==> flow/design.v <==
module Sort5 #(
    parameter DATA_WIDTH = 32
)(
    input iClk,
    input iReset_n,
    input iChipSelect_n,
    input iRead_n,
    input iWrite_n,
    input [3:0] iAddress,               
    input [DATA_WIDTH-1:0] iData,
    output reg [DATA_WIDTH-1:0] oData
);
    reg [DATA_WIDTH-1:0] in0, in1, in2, in3, in4;
    reg [DATA_WIDTH-1:0] sorted0, sorted1, sorted2, sorted3, sorted4;
    reg start;
    always @(posedge iClk or negedge iReset_n) begin
        if (!iReset_n) begin
            in0 <= 0; in1 <= 0; in2 <= 0; in3 <= 0; in4 <= 0;
            sorted0 <= 0; sorted1 <= 0; sorted2 <= 0; sorted3 <= 0; sorted4 <= 0;
            start <= 0;
        end else begin
            if (!iChipSelect_n && !iWrite_n) begin
                case (iAddress)
                    4'd0: in0 <= iData;
                    4'd1: in1 <= iData;
                    4'd2: in2 <= iData;
                    4'd3: in3 <= iData;
                    4'd4: in4 <= iData;
                    4'd5: start <= 1'b1;
                endcase
            end
            if (start) begin
                reg [DATA_WIDTH-1:0] t0, t1, t2, t3, t4;
                reg [DATA_WIDTH-1:0] tmp;
                t0 = in0;
                t1 = in1;
                t2 = in2;
                t3 = in3;
                t4 = in4;
                if (t0 > t1) begin tmp = t0; t0 = t1; t1 = tmp; end
                if (t1 > t2) begin tmp = t1; t1 = t2; t2 = tmp; end
                if (t2 > t3) begin tmp = t2; t2 = t3; t3 = tmp; end
                if (t3 > t4) begin tmp = t3; t3 = t4; t4 = tmp; end
                if (t0 > t1) begin tmp = t0; t0 = t1; t1 = tmp; end
                if (t1 > t2) begin tmp = t1; t1 = t2; t2 = tmp; end
                if (t2 > t3) begin tmp = t2; t2 = t3; t3 = tmp; end
                if (t0 > t1) begin tmp = t0; t0 = t1; t1 = tmp; end
                if (t1 > t2) begin tmp = t1; t1 = t2; t2 = tmp; end
                if (t0 > t1) begin tmp = t0; t0 = t1; t1 = tmp; end
                sorted0 <= t0;
                sorted1 <= t1;
                sorted2 <= t2;
                sorted3 <= t3;
                sorted4 <= t4;
                start <= 0;
            end
        end
    end
    always @(posedge iClk) begin
        if (!iChipSelect_n && !iRead_n) begin
            case (iAddress)
                4'd0: oData <= in0;
                4'd1: oData <= in1;
                4'd2: oData <= in2;
                4'd3: oData <= in3;
                4'd4: oData <= in4;
                4'd6: oData <= sorted0;
                4'd7: oData <= sorted1;
                4'd8: oData <= sorted2;
                4'd9: oData <= sorted3;
                4'd10: oData <= sorted4;
                default: oData <= 0;
            endcase
        end
    end
endmodule
== From RTL to reports: Sort5 ==
Tool output for the design above, in the order of the flow.
Lines are those of the file above, counted from 1.
Library cell names are shortened.
Not given: n/a

* Top: Sort5
* Clock: iClk
* Standard-cell library: sky130hd
* Corner: tt_025C_1v80

== After elaboration ==
Counts by Yosys on the flattened word-level netlist (proc, flatten, opt, wreduce; memories kept). Register bits leave out memories and registers merged into their read ports (data or address). Print and check cells are left out. Cells with the same type and inputs are merged into one.

* $lt $le $gt $ge: 10
* Eq/ne operators: 10
* Multiplexer cells: 39
* Reduce/logical cells: 11

{| class="wikitable"
|+ Operators by type and width
! cell !! count
|-
| 32-bit two-way mux || 35
|-
| 32-bit > comparator || 10
|-
| 32-bit parallel mux with 10-bit select || 1
|-
| 4-bit by 3-bit equality test with 1-bit output (second input constant) || 4
|-
| 4-bit equality test (second input constant) || 3
|-
| 2-bit AND reduction || 5
|-
| 4-bit by 2-bit equality test with 1-bit output (second input constant) || 2
|-
| 4-bit by 1-bit equality test with 1-bit output (second input constant) || 1
|-
| 4-bit logical NOT || 1
|-
| 1-bit logical NOT || 3
|-
| 1-bit two-way mux || 3
|-
| 1-bit logical AND || 2
|}

* Register bits: 353
* Bits of input ports: 41
* Output and inout port bits: 32
* Elaborated cells: 82

== Logic depth ==
Yosys ltp: most cells in a row. Word level: on the elaborated netlist, between registers, memories and ports. Mapped: between sequential cells and ports; inverters and the memories' decode and read muxes count.

* Word-level depth: 20
* ABC_AREA: 0
* Mapped depth: 105
* Depth with buffers taken out: 90

== Netlist ==
Yosys stat after the flow's synthesis: flattened, memories mapped to cells. It holds for the ABC_AREA given above (unset counts as 0); a run with the other value may have another netlist.

* Cells in the netlist: 3,264
* Mapped area: 29,513.3 um^2
* Sequential part of the area: 8,993.6 um^2
* Mapped flip-flops: 353
* Buffer cells: 176

{| class="wikitable"
|+ Cell types
! type !! count !! area in all (um^2)
|-
| dfrtp_1 || 321 || 8.03E+03
|-
| ha_1 || 313 || 3.92E+03
|-
| mux2_2 || 278 || 3.13E+03
|-
| mux2i_1 || 265 || 2.65E+03
|-
| inv_1 || 368 || 1.38E+03
|-
| a21oi_1 || 220 || 1.1E+03
|-
| edfxtp_1 || 32 || 960.922
|-
| nand2_1 || 234 || 878.342
|-
| o21ai_0 || 165 || 825.792
|-
| nor2_1 || 211 || 792.01
|-
| a22oi_1 || 99 || 743.213
|-
| nand4_1 || 89 || 556.784
|-
| a21o_1 || 69 || 517.997
|-
| clkbuf_1 || 113 || 424.157
|-
| o221ai_1 || 47 || 411.645
|-
| a221oi_1 || 35 || 306.544
|-
| a22o_1 || 33 || 289.027
|-
| nand3_1 || 46 || 230.221
|}

Other cell types: 62; their cells: 326.

== Worst setup path after synthesis ==
Source: OpenSTA report_checks on the synthesized netlist (no wires, ideal clock, input and output delay 20% of the period each), path of least setup slack; recovery checks are left aside. Register names are those of the netlist, which keeps one name where synthesis merged equal registers.

* Path kind: reg2reg
* Start point: reg in0[7]
* End point: reg sorted0[13]
* Clock period: 20.0 ns
* Library setup time: 0.126 ns
* Time at the first pin: 0.000 ns
* Data arrival time: 19.023 ns
* Data required time: 19.874 ns
* Path slack: 0.851 ns
* Delay of the path: 19.149 ns
* Stages: 99
* Buffers on the path: 15
* Synthesis period reached: 19.149 ns

"delay of the path" = arrival - input delay + setup time.
"stages": output pins that drive a net of the path, with the launching flip-flop's if there is one; two outputs of one cell count as two.
"synthesis period reached" = period - worst setup slack (recovery checks aside). The figure is calculated, with input and output delays left at 20% of the set period.
Between the ends stands the longest chain of elaborated cells between them, by number of cells; it is not shown to be the way that was timed. Of several equally long chains one is given.
A line is the first line of the expression or statement that the cell stems from. Yosys adds cells for indexed reads and writes and turns some case tables into memories.

* Path through: dfrtp_1 > ha_1 > a21oi_1 > o21ai_0 > a221oi_2 > a31oi_1 > o21ai_1 > clkbuf_1 > clkbuf_1 > mux2_2 > ha_1 > nand4_1 > or4_1 > nor3_1 > a31oi_1 > nor2_2 > clkbuf_1 > buf_1 > [... 63 more ...] > ha_1 > o21ai_0 > nand2b_1 > a21oi_1 > nor2b_1 > o21ai_0 > nand2b_1 > a21oi_1 > nor2b_1 > o21ai_0 > o211ai_1 > a21oi_1 > a31oi_1 > nand2b_1 > buf_1 > clkbuf_1 > nor2_1 > a221o_1
* Length of the longest elaborated chain: 20
* Elaborated cells between the ends (all ways): 41
* Source lines of those cells: 11
* Classes of those cells: 10 x compare; 31 x mux

{| class="wikitable"
|+ RTL lines, path after synthesis
! item !! line !! source
|-
| start, declared || 13 || <nowiki>reg [DATA_WIDTH-1:0] in0, in1, in2, in3, in4;</nowiki>
|-
| start, assigned || 18 || <nowiki>in0 <= 0; in1 <= 0; in2 <= 0; in3 <= 0; in4 <= 0;</nowiki>
|-
| start, assigned || 24 || <nowiki>4'd0: in0 <= iData;</nowiki>
|-
| 32-bit > comparator || 40 || <nowiki>if (t0 > t1) begin tmp = t0; t0 = t1; t1 = tmp; end</nowiki>
|-
| 32-bit two-way mux || 40 ||
|-
| 32-bit two-way mux || 32 || <nowiki>if (start) begin</nowiki>
|-
| 32-bit > comparator || 41 || <nowiki>if (t1 > t2) begin tmp = t1; t1 = t2; t2 = tmp; end</nowiki>
|-
| 32-bit two-way mux || 41 ||
|-
| 32-bit two-way mux || 32 ||
|-
| 32-bit > comparator || 44 || <nowiki>if (t0 > t1) begin tmp = t0; t0 = t1; t1 = tmp; end</nowiki>
|-
| [... 6 more ...] || n/a ||
|-
| 32-bit two-way mux || 47 || <nowiki>if (t0 > t1) begin tmp = t0; t0 = t1; t1 = tmp; end</nowiki>
|-
| 32-bit two-way mux || 32 ||
|-
| 32-bit > comparator || 48 || <nowiki>if (t1 > t2) begin tmp = t1; t1 = t2; t2 = tmp; end</nowiki>
|-
| 32-bit two-way mux || 48 ||
|-
| 32-bit two-way mux || 32 ||
|-
| 32-bit > comparator || 49 || <nowiki>if (t0 > t1) begin tmp = t0; t0 = t1; t1 = tmp; end</nowiki>
|-
| 32-bit two-way mux || 49 ||
|-
| end, assigned || 19 || <nowiki>sorted0 <= 0; sorted1 <= 0; sorted2 <= 0; sorted3 <= 0; sorted4 <= 0;</nowiki>
|-
| end, assigned || 50 || <nowiki>sorted0 <= t0;</nowiki>
|-
| end, declared || 14 || <nowiki>reg [DATA_WIDTH-1:0] sorted0, sorted1, sorted2, sorted3, sorted4;</nowiki>
|}

== Timing after layout ==
Path of least setup slack in the final report of job 1 (OpenROAD, finished layout, wires in). Where an end is a register, its clock arrival counts in the times.

* Path kind: reg2reg
* Start point: reg in1[23]
* End point: reg sorted1[13]
* Clock period: 27.4 ns
* Library setup time: 0.11 ns
* Time at the first pin: 0.59 ns
* Data arrival time: 23.99 ns
* Data required time: 27.84 ns
* Path slack: 3.85 ns
* Stages: 83
* Buffers on the path: 8

Between the ends stands the longest chain of elaborated cells between them, by number of cells; it is not shown to be the way that was timed. Of several equally long chains one is given.

* Path through: dfrtp_1 > inv_1 > ha_1 > a21oi_1 > o21ai_0 > a221oi_1 > nand2_1 > o21ai_4 > buf_12 > mux2_2 > ha_1 > nand4_1 > nor4_2 > o21ai_0 > a31oi_2 > or2_2 > buf_4 > o21ai_0 > [... 47 more ...] > buf_4 > buf_6 > mux2i_1 > ha_1 > a21oi_1 > nor2b_1 > o21ai_0 > a21boi_0 > o21ai_0 > nand2b_1 > a21oi_1 > o221ai_1 > a21oi_1 > a31oi_1 > nand2_4 > buf_4 > nor2_1 > a221o_1
* Length of the longest elaborated chain: 20
* Elaborated cells between the ends (all ways): 41
* Source lines of those cells: 11
* Classes of those cells: 10 x compare; 31 x mux

{| class="wikitable"
|+ RTL lines, path after layout
! item !! line !! source
|-
| start, declared || 13 || <nowiki>reg [DATA_WIDTH-1:0] in0, in1, in2, in3, in4;</nowiki>
|-
| start, assigned || 18 || <nowiki>in0 <= 0; in1 <= 0; in2 <= 0; in3 <= 0; in4 <= 0;</nowiki>
|-
| start, assigned || 25 || <nowiki>4'd1: in1 <= iData;</nowiki>
|-
| 32-bit > comparator || 40 || <nowiki>if (t0 > t1) begin tmp = t0; t0 = t1; t1 = tmp; end</nowiki>
|-
| 32-bit two-way mux || 40 ||
|-
| 32-bit two-way mux || 32 || <nowiki>if (start) begin</nowiki>
|-
| 32-bit > comparator || 41 || <nowiki>if (t1 > t2) begin tmp = t1; t1 = t2; t2 = tmp; end</nowiki>
|-
| 32-bit two-way mux || 41 ||
|-
| 32-bit two-way mux || 32 ||
|-
| 32-bit > comparator || 44 || <nowiki>if (t0 > t1) begin tmp = t0; t0 = t1; t1 = tmp; end</nowiki>
|-
| [... 6 more ...] || n/a ||
|-
| 32-bit two-way mux || 47 || <nowiki>if (t0 > t1) begin tmp = t0; t0 = t1; t1 = tmp; end</nowiki>
|-
| 32-bit two-way mux || 32 ||
|-
| 32-bit > comparator || 48 || <nowiki>if (t1 > t2) begin tmp = t1; t1 = t2; t2 = tmp; end</nowiki>
|-
| 32-bit two-way mux || 48 ||
|-
| 32-bit two-way mux || 32 ||
|-
| 32-bit > comparator || 49 || <nowiki>if (t0 > t1) begin tmp = t0; t0 = t1; t1 = tmp; end</nowiki>
|-
| 32-bit two-way mux || 49 ||
|-
| end, assigned || 19 || <nowiki>sorted0 <= 0; sorted1 <= 0; sorted2 <= 0; sorted3 <= 0; sorted4 <= 0;</nowiki>
|-
| end, assigned || 51 || <nowiki>sorted1 <= t1;</nowiki>
|-
| end, declared || 14 || <nowiki>reg [DATA_WIDTH-1:0] sorted0, sorted1, sorted2, sorted3, sorted4;</nowiki>
|}

Appendix: measured runs

Below are 5 stored runs of the flow (Yosys, OpenROAD; platform sky130hd) on Sort5, each with its settings and what was measured, unordered. Constraints: input delay and output delay 20% of the set period each, output load 0.01 pF.
"achieved period" = clock period - worst setup slack. The figure is calculated, with input and output delays left at 20% of the set period.

=== Job 1 ===
{| class="wikitable"
! Setting !! Value
|-
| CAP_MARGIN || 10
|-
| CELL_PAD_IN_SITES_DETAIL_PLACEMENT || 0
|-
| CORE_MARGIN || 6
|-
| CTS_CLUSTER_DIAMETER || 244
|-
| GPL_ROUTABILITY_DRIVEN || 0
|-
| HOLD_SLACK_MARGIN || 0.29
|-
| PLACE_DENSITY_LB_ADDON || 0.25
|-
| SETUP_SLACK_MARGIN || 2.78
|-
| SLEW_MARGIN || 10
|-
| period_ns || 27.4
|-
| CORE_UTILIZATION || 40
|-
! Result !! Value
|-
| Setup TNS || 0.000 ns
|-
| Die area || 80,446.0 um^2
|-
| Utilization of the finished layout || 44.7 %
|-
| Achieved period || 23.546 ns
|-
| Worst setup slack after layout || 3.854 ns
|-
| Chip area after synthesis (Yosys) || 29,513.3 um^2
|}

=== Job 2 ===
{| class="wikitable"
! Setting !! Value
|-
| ABC_AREA || 1
|-
| CAP_MARGIN || 10
|-
| CELL_PAD_IN_SITES_DETAIL_PLACEMENT || 0
|-
| CORE_ASPECT_RATIO || 0.75
|-
| CORE_MARGIN || 10
|-
| CTS_CLUSTER_DIAMETER || 176
|-
| CTS_CLUSTER_SIZE || 76
|-
| GPL_ROUTABILITY_DRIVEN || 0
|-
| HOLD_SLACK_MARGIN || 0.29
|-
| MAX_ROUTING_LAYER || met5
|-
| MIN_ROUTING_LAYER || met1
|-
| SETUP_SLACK_MARGIN || 2.78
|-
| SLEW_MARGIN || 10
|-
| period_ns || 21.8
|-
| CORE_UTILIZATION || 40
|-
! Result !! Value
|-
| Setup TNS || 0.000 ns
|-
| Die area || 84,464.7 um^2
|-
| Utilization of the finished layout || 43.2 %
|-
| Achieved period || 17.738 ns
|-
| Worst setup slack after layout || 4.062 ns
|-
| Chip area after synthesis (Yosys) || 29,254.3 um^2
|}

=== Job 3 ===
{| class="wikitable"
! Setting !! Value
|-
| CAP_MARGIN || 30
|-
| CORE_MARGIN || 8
|-
| CORE_UTILIZATION || 31
|-
| GPL_TIMING_DRIVEN || 0
|-
| PLACE_DENSITY_LB_ADDON || 0.1
|-
| SETUP_SLACK_MARGIN || 4.86
|-
| SLEW_MARGIN || 35
|-
| period_ns || 30.2
|-
! Result !! Value
|-
| Setup TNS || 0.000 ns
|-
| Die area || 105,333.0 um^2
|-
| Utilization of the finished layout || 35.6 %
|-
| Achieved period || 24.472 ns
|-
| Worst setup slack after layout || 5.728 ns
|-
| Chip area after synthesis (Yosys) || 29,513.3 um^2
|}

=== Job 4 ===
{| class="wikitable"
! Setting !! Value
|-
| CORE_MARGIN || 10
|-
| CTS_CLUSTER_DIAMETER || 244
|-
| GPL_ROUTABILITY_DRIVEN || 0
|-
| HOLD_SLACK_MARGIN || 0.29
|-
| SETUP_SLACK_MARGIN || 2.78
|-
| SLEW_MARGIN || 10
|-
| period_ns || 20.0
|-
| CAP_MARGIN || 20
|-
| CORE_UTILIZATION || 40
|-
! Result !! Value
|-
| Setup TNS || 0.000 ns
|-
| Die area || 85,048.1 um^2
|-
| Utilization of the finished layout || 56.3 %
|-
| Achieved period || 18.510 ns
|-
| Worst setup slack after layout || 1.490 ns
|-
| Chip area after synthesis (Yosys) || 29,513.3 um^2
|}

=== Job 5 ===
{| class="wikitable"
! Setting !! Value
|-
| CELL_PAD_IN_SITES_DETAIL_PLACEMENT || 2
|-
| CORE_ASPECT_RATIO || 0.63
|-
| CORE_UTILIZATION || 43
|-
| GPL_ROUTABILITY_DRIVEN || 1
|-
| MAX_ROUTING_LAYER || met4
|-
| PLACE_DENSITY || 0.58
|-
| period_ns || 13.5
|-
| CAP_MARGIN || 20
|-
| CORE_MARGIN || 2
|-
| SLEW_MARGIN || 20
|}
Stopped before the end: placement reported DPL-0033.
